==> flow/design.v <==
module Fiveto32Decoder(Select, Wenable, Load_Out);
input [4:0] Select;
input Wenable;
output reg [31:0] Load_Out;
always@(*)
if (Wenable == 1)
case(Select)
5'h0 : Load_Out = 32'h00000001;
5'h1 : Load_Out = 32'h00000002;
5'h2 : Load_Out = 32'h00000004;
5'h3 : Load_Out = 32'h00000008;
5'h4 : Load_Out = 32'h00000010;
5'h5 : Load_Out = 32'h00000020;
5'h6 : Load_Out = 32'h00000040;
5'h7 : Load_Out = 32'h00000080;
5'h8 : Load_Out = 32'h00000100;
5'h9 : Load_Out = 32'h00000200;
5'hA : Load_Out = 32'h00000400;
5'hB : Load_Out = 32'h00000800;
5'hC : Load_Out = 32'h000001000;
5'hD : Load_Out = 32'h000002000;
5'hE : Load_Out = 32'h000004000;
5'hF : Load_Out = 32'h000008000;
5'h10 : Load_Out = 32'h00010000;
5'h11 : Load_Out = 32'h00020000;
5'h12 : Load_Out = 32'h00040000;
5'h13 : Load_Out = 32'h00080000;
5'h14 : Load_Out = 32'h00100000;
5'h15 : Load_Out = 32'h00200000;
5'h16 : Load_Out = 32'h00400000;
5'h17 : Load_Out = 32'h00800000;
5'h18 : Load_Out = 32'h01000000;
5'h19 : Load_Out = 32'h02000000;
5'h1A : Load_Out = 32'h04000000;
5'h1B : Load_Out = 32'h08000000;
5'h1C : Load_Out = 32'h10000000;
5'h1D : Load_Out = 32'h20000000;
5'h1E : Load_Out = 32'h40000000;
5'h1F : Load_Out = 32'h80000000;
default: Load_Out = 32'h00000000;
endcase
else
Load_Out <= 0;
endmodule
module Register32bit (Din, Dout, Load, Reset, clk);
input [31:0] Din;
output reg [31:0] Dout;
input Load, Reset, clk;
always@(posedge clk or posedge Reset) begin
if (Reset == 1)
Dout = 0;
else if (Load == 1)
Dout <= Din;
else
Dout <= Dout;
end
endmodule
module Mux32to1 (Reg0,Reg1,Reg2,Reg3,Reg4,Reg5,Reg6,Reg7,Reg8,Reg9,Reg10,Reg11,Reg12,Reg13,Reg14,Reg15,Reg16,Reg17,Reg18,Reg19,Reg20,Reg21,Reg22,Reg23,Reg24,Reg25,Reg26,Reg27,Reg28,Reg29,Reg30,Reg31, Select, Regout);
input [31:0]Reg0, Reg1,Reg2,Reg3,Reg4,Reg5,Reg6,Reg7,Reg8,Reg9,Reg10,Reg11,Reg12,Reg13,Reg14,Reg15,Reg16;
input [31:0]Reg17,Reg18,Reg19,Reg20,Reg21,Reg22,Reg23,Reg24,Reg25,Reg26,Reg27,Reg28,Reg29,Reg30,Reg31;
input [4:0]Select;
output reg [31:0] Regout;
always@(*)
case(Select)
5'h0: Regout <= Reg0;
5'h1: Regout <= Reg1;
5'h2: Regout <= Reg2;
5'h3: Regout <= Reg3;
5'h4: Regout <= Reg4;
5'h5: Regout <= Reg5;
5'h6: Regout <= Reg6;
5'h7: Regout <= Reg7;
5'h8: Regout <= Reg8;
5'h9: Regout <= Reg9;
5'hA: Regout <= Reg10;
5'hB: Regout <= Reg11;
5'hC: Regout <= Reg12;
5'hD: Regout <= Reg13;
5'hE: Regout <= Reg14;
5'hF: Regout <= Reg15;
5'h10: Regout <= Reg16;
5'h11: Regout <= Reg17;
5'h12: Regout <= Reg18;
5'h13: Regout <= Reg19;
5'h14: Regout <= Reg20;
5'h15: Regout <= Reg21;
5'h16: Regout <= Reg22;
5'h17: Regout <= Reg23;
5'h18: Regout <= Reg24;
5'h19: Regout <= Reg25;
5'h1A: Regout <= Reg26;
5'h1B: Regout <= Reg27;
5'h1C: Regout <= Reg28;
5'h1D: Regout <= Reg29;
5'h1E: Regout <= Reg30;
5'h1F: Regout <= Reg31;
default Regout <= 32'b0;
endcase
endmodule
module RegisterFile32Bits(DataIn,DataA,DataB,RdAddress1,RdAddress2,WrtAddress,clk,Reset,Wenable);
input[31:0]DataIn;
input clk,Reset,Wenable;
input [4:0]RdAddress1,RdAddress2,WrtAddress;
output [31:0]DataA,DataB;
wire [31:0] Load;
wire [31:0] Dout0;
wire [31:0] Dout1;
wire [31:0] Dout2;
wire [31:0] Dout3;
wire [31:0] Dout4;
wire [31:0] Dout5;
wire [31:0] Dout6;
wire [31:0] Dout7;
wire [31:0] Dout8;
wire [31:0] Dout9;
wire [31:0] Dout10;
wire [31:0] Dout11;
wire [31:0] Dout12;
wire [31:0] Dout13;
wire [31:0] Dout14;
wire [31:0] Dout15;
wire [31:0] Dout16;
wire [31:0] Dout17;
wire [31:0] Dout18;
wire [31:0] Dout19;
wire [31:0] Dout20;
wire [31:0] Dout21;
wire [31:0] Dout22;
wire [31:0] Dout23;
wire [31:0] Dout24;
wire [31:0] Dout25;
wire [31:0] Dout26;
wire [31:0] Dout27;
wire [31:0] Dout28;
wire [31:0] Dout29;
wire [31:0] Dout30;
wire [31:0] Dout31;
Fiveto32Decoder u00 (WrtAddress,Wenable,Load);
Register32bit uu0 (DataIn, Dout0, Load[0], Reset, clk);
Register32bit uu1 (DataIn, Dout1, Load[1], Reset, clk);
Register32bit uu2 (DataIn, Dout2, Load[2], Reset, clk);
Register32bit uu3 (DataIn, Dout3, Load[3], Reset, clk);
Register32bit uu4 (DataIn, Dout4, Load[4], Reset, clk);
Register32bit uu5 (DataIn, Dout5, Load[5], Reset, clk);
Register32bit uu6 (DataIn, Dout6, Load[6], Reset, clk);
Register32bit uu7 (DataIn, Dout7, Load[7], Reset, clk);
Register32bit uu8 (DataIn, Dout8, Load[8], Reset, clk);
Register32bit uu9 (DataIn, Dout9, Load[9], Reset, clk);
Register32bit uu10 (DataIn, Dout10, Load[10], Reset, clk);
Register32bit uu11 (DataIn, Dout11, Load[11], Reset, clk);
Register32bit uu12 (DataIn, Dout12, Load[12], Reset, clk);
Register32bit uu13 (DataIn, Dout13, Load[13], Reset, clk);
Register32bit uu14 (DataIn, Dout14, Load[14], Reset, clk);
Register32bit uu15 (DataIn, Dout15, Load[15], Reset, clk);
Register32bit uu16 (DataIn, Dout16, Load[16], Reset, clk);
Register32bit uu17 (DataIn, Dout17, Load[17], Reset, clk);
Register32bit uu18 (DataIn, Dout18, Load[18], Reset, clk);
Register32bit uu19 (DataIn, Dout19, Load[19], Reset, clk);
Register32bit uu20 (DataIn, Dout20, Load[20], Reset, clk);
Register32bit uu21 (DataIn, Dout21, Load[21], Reset, clk);
Register32bit uu22 (DataIn, Dout22, Load[22], Reset, clk);
Register32bit uu23 (DataIn, Dout23, Load[23], Reset, clk);
Register32bit uu24 (DataIn, Dout24, Load[24], Reset, clk);
Register32bit uu25 (DataIn, Dout25, Load[25], Reset, clk);
Register32bit uu26 (DataIn, Dout26, Load[26], Reset, clk);
Register32bit uu27 (DataIn, Dout27, Load[27], Reset, clk);
Register32bit uu28 (DataIn, Dout28, Load[28], Reset, clk);
Register32bit uu29 (DataIn, Dout29, Load[29], Reset, clk);
Register32bit uu30 (DataIn, Dout30, Load[30], Reset, clk);
Register32bit uu31 (DataIn, Dout31, Load[31], Reset, clk);
Mux32to1 um1(Dout0,Dout1,Dout2,Dout3,Dout4,Dout5,Dout6,Dout7,Dout8,Dout9,Dout10,Dout11,Dout12,Dout13,Dout14,Dout15,Dout16,Dout17,Dout18,Dout19,Dout20,Dout21,Dout22,Dout23,Dout24,Dout25,Dout26,Dout27,Dout28,Dout29,Dout30,Dout31,RdAddress1, DataA);
Mux32to1 um2(Dout0,Dout1,Dout2,Dout3,Dout4,Dout5,Dout6,Dout7,Dout8,Dout9,Dout10,Dout11,Dout12,Dout13,Dout14,Dout15,Dout16,Dout17,Dout18,Dout19,Dout20,Dout21,Dout22,Dout23,Dout24,Dout25,Dout26,Dout27,Dout28,Dout29,Dout30,Dout31,RdAddress2, DataB);
endmodule 
======== Step by step through the tools: RegisterFile32Bits ========
What the tools print for RegisterFile32Bits, step after step.
Lines are those of the file above, counted from 1.
A cell with - has no value.
design
  top ..................................... RegisterFile32Bits
  clock port .............................. clk
  library ................................. sky130hd
  timing corner ........................... tt_025C_1v80

======== Word level ========
Source: Yosys, flattened and elaborated, memories not mapped. Widths are those after wreduce; folded enables and synchronous resets count as part of the registers. Registers that Yosys merges into a memory's read port (data or address) are not register bits. Print and check cells do not count. Equal cells are merged and count once.
Memory sizes are those after Yosys's memory passes, which may raise the word count (mostly to a power of two), join words into wider ones and drop unused or constant bits.
bit counts
  flip-flop bits (word level) ............. 1,024
  latch bits .............................. 0
  bits in writable memories ............... 0
  memory bits (read-only) ................. 1,024
  clocked read ports x word width ......... 0
  memories ................................ 1
  input port bits ......................... 50
  output and inout port bits .............. 64
memory list
  memory            depth  width  read ports  write ports  RTL line  text
  (name not given)  32     32     1           0            7         case(Select)
cells by class
  $add $sub $neg .......................... 0
  multiply operators ...................... 0
  div/mod/pow operators ................... 0
  magnitude comparators ................... 0
  equality and inequality tests ........... 62
  shift-type cells ........................ 0
  muxes and demuxes ....................... 3
  bitwise operators ....................... 0
  reductions and logical operators ........ 2
operator list
  operator                                                                count
  32-bit case mux with 32-bit select                                      2
  5-bit equality test (second input constant)                             32
  5-bit by 4-bit equality test with 1-bit output (second input constant)  16
  5-bit by 3-bit equality test with 1-bit output (second input constant)  8
  32-bit 2-to-1 mux                                                       1
  5-bit by 2-bit equality test with 1-bit output (second input constant)  4
  5-bit by 1-bit equality test with 1-bit output (second input constant)  2
  5-bit logical NOT                                                       2

======== Logic depth ========
Longest topological path by Yosys (ltp), each cell counted once; first at word level (registers and memories cut), then after technology mapping (sequential cells cut; the memories' decode and read muxes count).
depth
  word-level depth ........................ 2
  ABC_AREA ................................ 1
  gate-level depth with buffers ........... 11
  mapped depth without buffers ............ 9

======== Synthesis result ========
The flow's flattened synthesis, as Yosys stat reports it; memories are mapped. The netlist is that of the ABC_AREA named above (0 if unset); the other value can give another one.
Totals and module areas in this step are rounded.
mapped netlist
  mapped cells ............................ 7,977
  chip area (Yosys) ....................... 56,000 um^2
  sequential part of the area ............. 26,000 um^2
  mapped flip-flops ....................... 1,024
  buffer cells ............................ 747
cell types
  type                       count  area in all (um^2)
  sky130_fd_sc_hd__dfrtp_1   1,024  2.56E+04
  sky130_fd_sc_hd__nand2_1   2,221  8.34E+03
  sky130_fd_sc_hd__nand3_1   1,140  5.71E+03
  sky130_fd_sc_hd__nand4_1   650    4,066.4
  sky130_fd_sc_hd__o21ai_0   747    3.74E+03
  sky130_fd_sc_hd__nor2_1    995    3.73E+03
  sky130_fd_sc_hd__clkbuf_1  573    2.15E+03
  sky130_fd_sc_hd__a21oi_1   256    1.28E+03
  sky130_fd_sc_hd__buf_2     92     460.442
  sky130_fd_sc_hd__inv_1     111    416.65
  sky130_fd_sc_hd__buf_1     82     307.795
  sky130_fd_sc_hd__o21ai_1   53     265.254
  sky130_fd_sc_hd__nor2_2    13     81.328
  sky130_fd_sc_hd__nor3_2    5      50.048
  sky130_fd_sc_hd__nand3_2   4      40.038
  sky130_fd_sc_hd__inv_2     5      18.768
  sky130_fd_sc_hd__nor3_4    1      16.266
  sky130_fd_sc_hd__clkinv_1  3      11.261
Not listed: further types 2, cells in them 2.

======== Worst setup path after synthesis ========
Source: OpenSTA report_checks on the synthesized netlist (no wires, ideal clock, input and output delay 20% of the period each), path of least setup slack; recovery checks are left aside. Register names are those of the netlist, which keeps one name where synthesis merged equal registers.
timing after synthesis
  path type ............................... input to output
  start point ............................. input RdAddress2[4]
  end point ............................... output DataB[12]
  period .................................. 7.0 ns
  input delay ............................. 1.400 ns
  external output delay ................... 1.400 ns
  time at the first pin ................... 1.400 ns
  data arrival time ....................... 2.663 ns
  data required time ...................... 5.600 ns
  setup slack ............................. 2.937 ns
  delay of the path ....................... 1.263 ns
  stages .................................. 11
  path buffers ............................ 4
  synthesis period reached ................ 4.063 ns
"delay of the path" is the arrival time less input delay plus setup time.
A path that ends at an output port has no setup time.
"stages" counts driving pins, that of a launching flip-flop among them; a cell with two outputs on the path counts twice.
"synthesis period reached" is the clock period less the worst setup slack; recovery checks do not enter. This is arithmetic on one report: input and output delays are still those of the set period (20% each).
The rows between start and end are the longest chain of elaborated cells between them; the timing report does not say that the signal goes this way. Where chains are equally long, one stands for them.
A line is the first line of the expression or statement that the cell stems from. Yosys adds cells for indexed reads and writes and turns some case tables into memories.
on the way, after synthesis
  path through ............................ sky130_fd_sc_hd__buf_2 > sky130_fd_sc_hd__inv_1 > sky130_fd_sc_hd__buf_2 > sky130_fd_sc_hd__buf_2 > sky130_fd_sc_hd__clkbuf_1 > sky130_fd_sc_hd__nand3_1 > sky130_fd_sc_hd__nand2_1 > sky130_fd_sc_hd__nor2_1 > sky130_fd_sc_hd__nand2_1 > sky130_fd_sc_hd__nor2_1 > sky130_fd_sc_hd__nand3_1
  length of the longest elaborated chain .. 2
  elaborated cells between the ends (all ways) .. 33
ends and longest elaborated chain, after synthesis
  element                             RTL line  text
  start, declared                     103       input [4:0]RdAddress1,RdAddress2,WrtAddress;
  5-bit equality test                 64        case(Select)
  32-bit case mux with 32-bit select  64
  end, declared                       104       output [31:0]DataA,DataB;

======== Path in the finished layout ========
Path of least setup slack in the final report of run 1 (OpenROAD, finished layout, wires in). Where an end is a register, its clock arrival counts in the times.
timing after layout
  path type ............................... input to output
  start point ............................. input RdAddress2[1]
  end point ............................... output DataB[28]
  period .................................. 4.98 ns
  input delay ............................. 1.00 ns
  external output delay ................... 1.00 ns
  time at the first pin ................... 1.00 ns
  data arrival time ....................... 3.06 ns
  data required time ...................... 3.98 ns
  setup slack ............................. 0.92 ns
  stages .................................. 13
  path buffers ............................ 5
The rows between start and end are the longest chain of elaborated cells between them; the timing report does not say that the signal goes this way. Where chains are equally long, one stands for them.
on the way, after layout
  path through ............................ sky130_fd_sc_hd__clkbuf_4 > sky130_fd_sc_hd__buf_4 > sky130_fd_sc_hd__nand2_4 > sky130_fd_sc_hd__nor2_4 > sky130_fd_sc_hd__buf_4 > sky130_fd_sc_hd__bufbuf_16 > sky130_fd_sc_hd__nand3_1 > sky130_fd_sc_hd__nand2_1 > sky130_fd_sc_hd__nor2_1 > sky130_fd_sc_hd__nand2_1 > sky130_fd_sc_hd__nor2_2 > sky130_fd_sc_hd__nand3_4 > sky130_fd_sc_hd__dlygate4sd2_1
  length of the longest elaborated chain .. 2
  elaborated cells between the ends (all ways) .. 33
ends and longest elaborated chain, after layout
  element                             RTL line  text
  start, declared                     103       input [4:0]RdAddress1,RdAddress2,WrtAddress;
  5-bit equality test                 64        case(Select)
  32-bit case mux with 32-bit select  64
  end, declared                       104       output [31:0]DataA,DataB;

Subject: flow runs of RegisterFile32Bits

Hi,

Below are 2 stored runs of the flow (Yosys, OpenROAD; platform sky130hd) on RegisterFile32Bits, each with its settings and what was measured, unordered. Constraints: input delay and output delay 20% of the set period each, output load 0.01 pF.
"reached clock period" = clock period - worst setup slack. The figure is calculated, with input and output delays left at 20% of the set period.
"time on the worst setup path": the worst setup path's part of the clock period (all of it between registers, 20% less for each end at a port) less its slack. A launch clock that arrives late makes it longer, a capture clock that arrives late makes it shorter.
Values from the reports are rounded here.

======== run 1 ========
==> flow/run.sh <==
#!/bin/bash
# the make line also repeats the synthesis and layout settings of config.mk as NAME=value (left out here)
make -C /OpenROAD-flow-scripts/flow DESIGN_CONFIG=/design/flow/config.mk WORK_HOME=/design/flow/orfs CLKGATE_MAP_FILE= finish
==> flow/config.mk <==
export PLATFORM = sky130hd
export DESIGN_NAME = RegisterFile32Bits
export DESIGN_NICKNAME = RegisterFile32Bits
export VERILOG_FILES = /design/flow/design.v
export SDC_FILE = /design/flow/constraint.sdc
export NUM_CORES = 4
export LEC_CHECK = 0
export ABC_AREA = 1
export CAP_MARGIN = 20
export CORE_MARGIN = 7
export CORE_UTILIZATION = 40
export GPL_ROUTABILITY_DRIVEN = 0
export SETUP_SLACK_MARGIN = 0.94
export SLEW_MARGIN = 30
==> flow/constraint.sdc <==
create_clock -name core_clock -period 4.98 [get_ports {clk}]
set_input_delay 0.9960 -clock core_clock [delete_from_list [all_inputs] [get_ports {clk}]]
set_output_delay 0.9960 -clock core_clock [all_outputs]
set_load 0.01 [all_outputs]

-------- measured, run 1 --------
  chip area after synthesis (Yosys) ....... 56,000 um^2
  die area ................................ 150,000 um^2
  standard-cell area of the final layout .. 67,000 um^2
  setup slack of the worst path ........... 0.92 ns
  total negative slack .................... 0.000 ns
  reached clock period .................... 4.060 ns
  time on the worst setup path ............ 2.07 ns
  critical path type ...................... input to output

======== run 2 ========
==> flow/run.sh <==
#!/bin/bash
# the make line also repeats the synthesis and layout settings of config.mk as NAME=value (left out here)
make -C /OpenROAD-flow-scripts/flow DESIGN_CONFIG=/design/flow/config.mk WORK_HOME=/design/flow/orfs CLKGATE_MAP_FILE= finish
==> flow/config.mk <==
export PLATFORM = sky130hd
export DESIGN_NAME = RegisterFile32Bits
export DESIGN_NICKNAME = RegisterFile32Bits
export VERILOG_FILES = /design/flow/design.v
export SDC_FILE = /design/flow/constraint.sdc
export NUM_CORES = 4
export LEC_CHECK = 0
export CAP_MARGIN = 20
export CORE_MARGIN = 2
export CORE_UTILIZATION = 50
export SLEW_MARGIN = 20
==> flow/constraint.sdc <==
create_clock -name core_clock -period 4.85 [get_ports {clk}]
set_input_delay 0.9700 -clock core_clock [delete_from_list [all_inputs] [get_ports {clk}]]
set_output_delay 0.9700 -clock core_clock [all_outputs]
set_load 0.01 [all_outputs]

-------- measured, run 2 --------
  chip area after synthesis (Yosys) ....... 54,000 um^2
  die area ................................ 110,000 um^2
  standard-cell area of the final layout .. 64,000 um^2
  setup slack of the worst path ........... 0.014 ns
  total negative slack .................... 0.000 ns
  reached clock period .................... 4.836 ns
  time on the worst setup path ............ 2.90 ns
  critical path type ...................... input to output

Regards
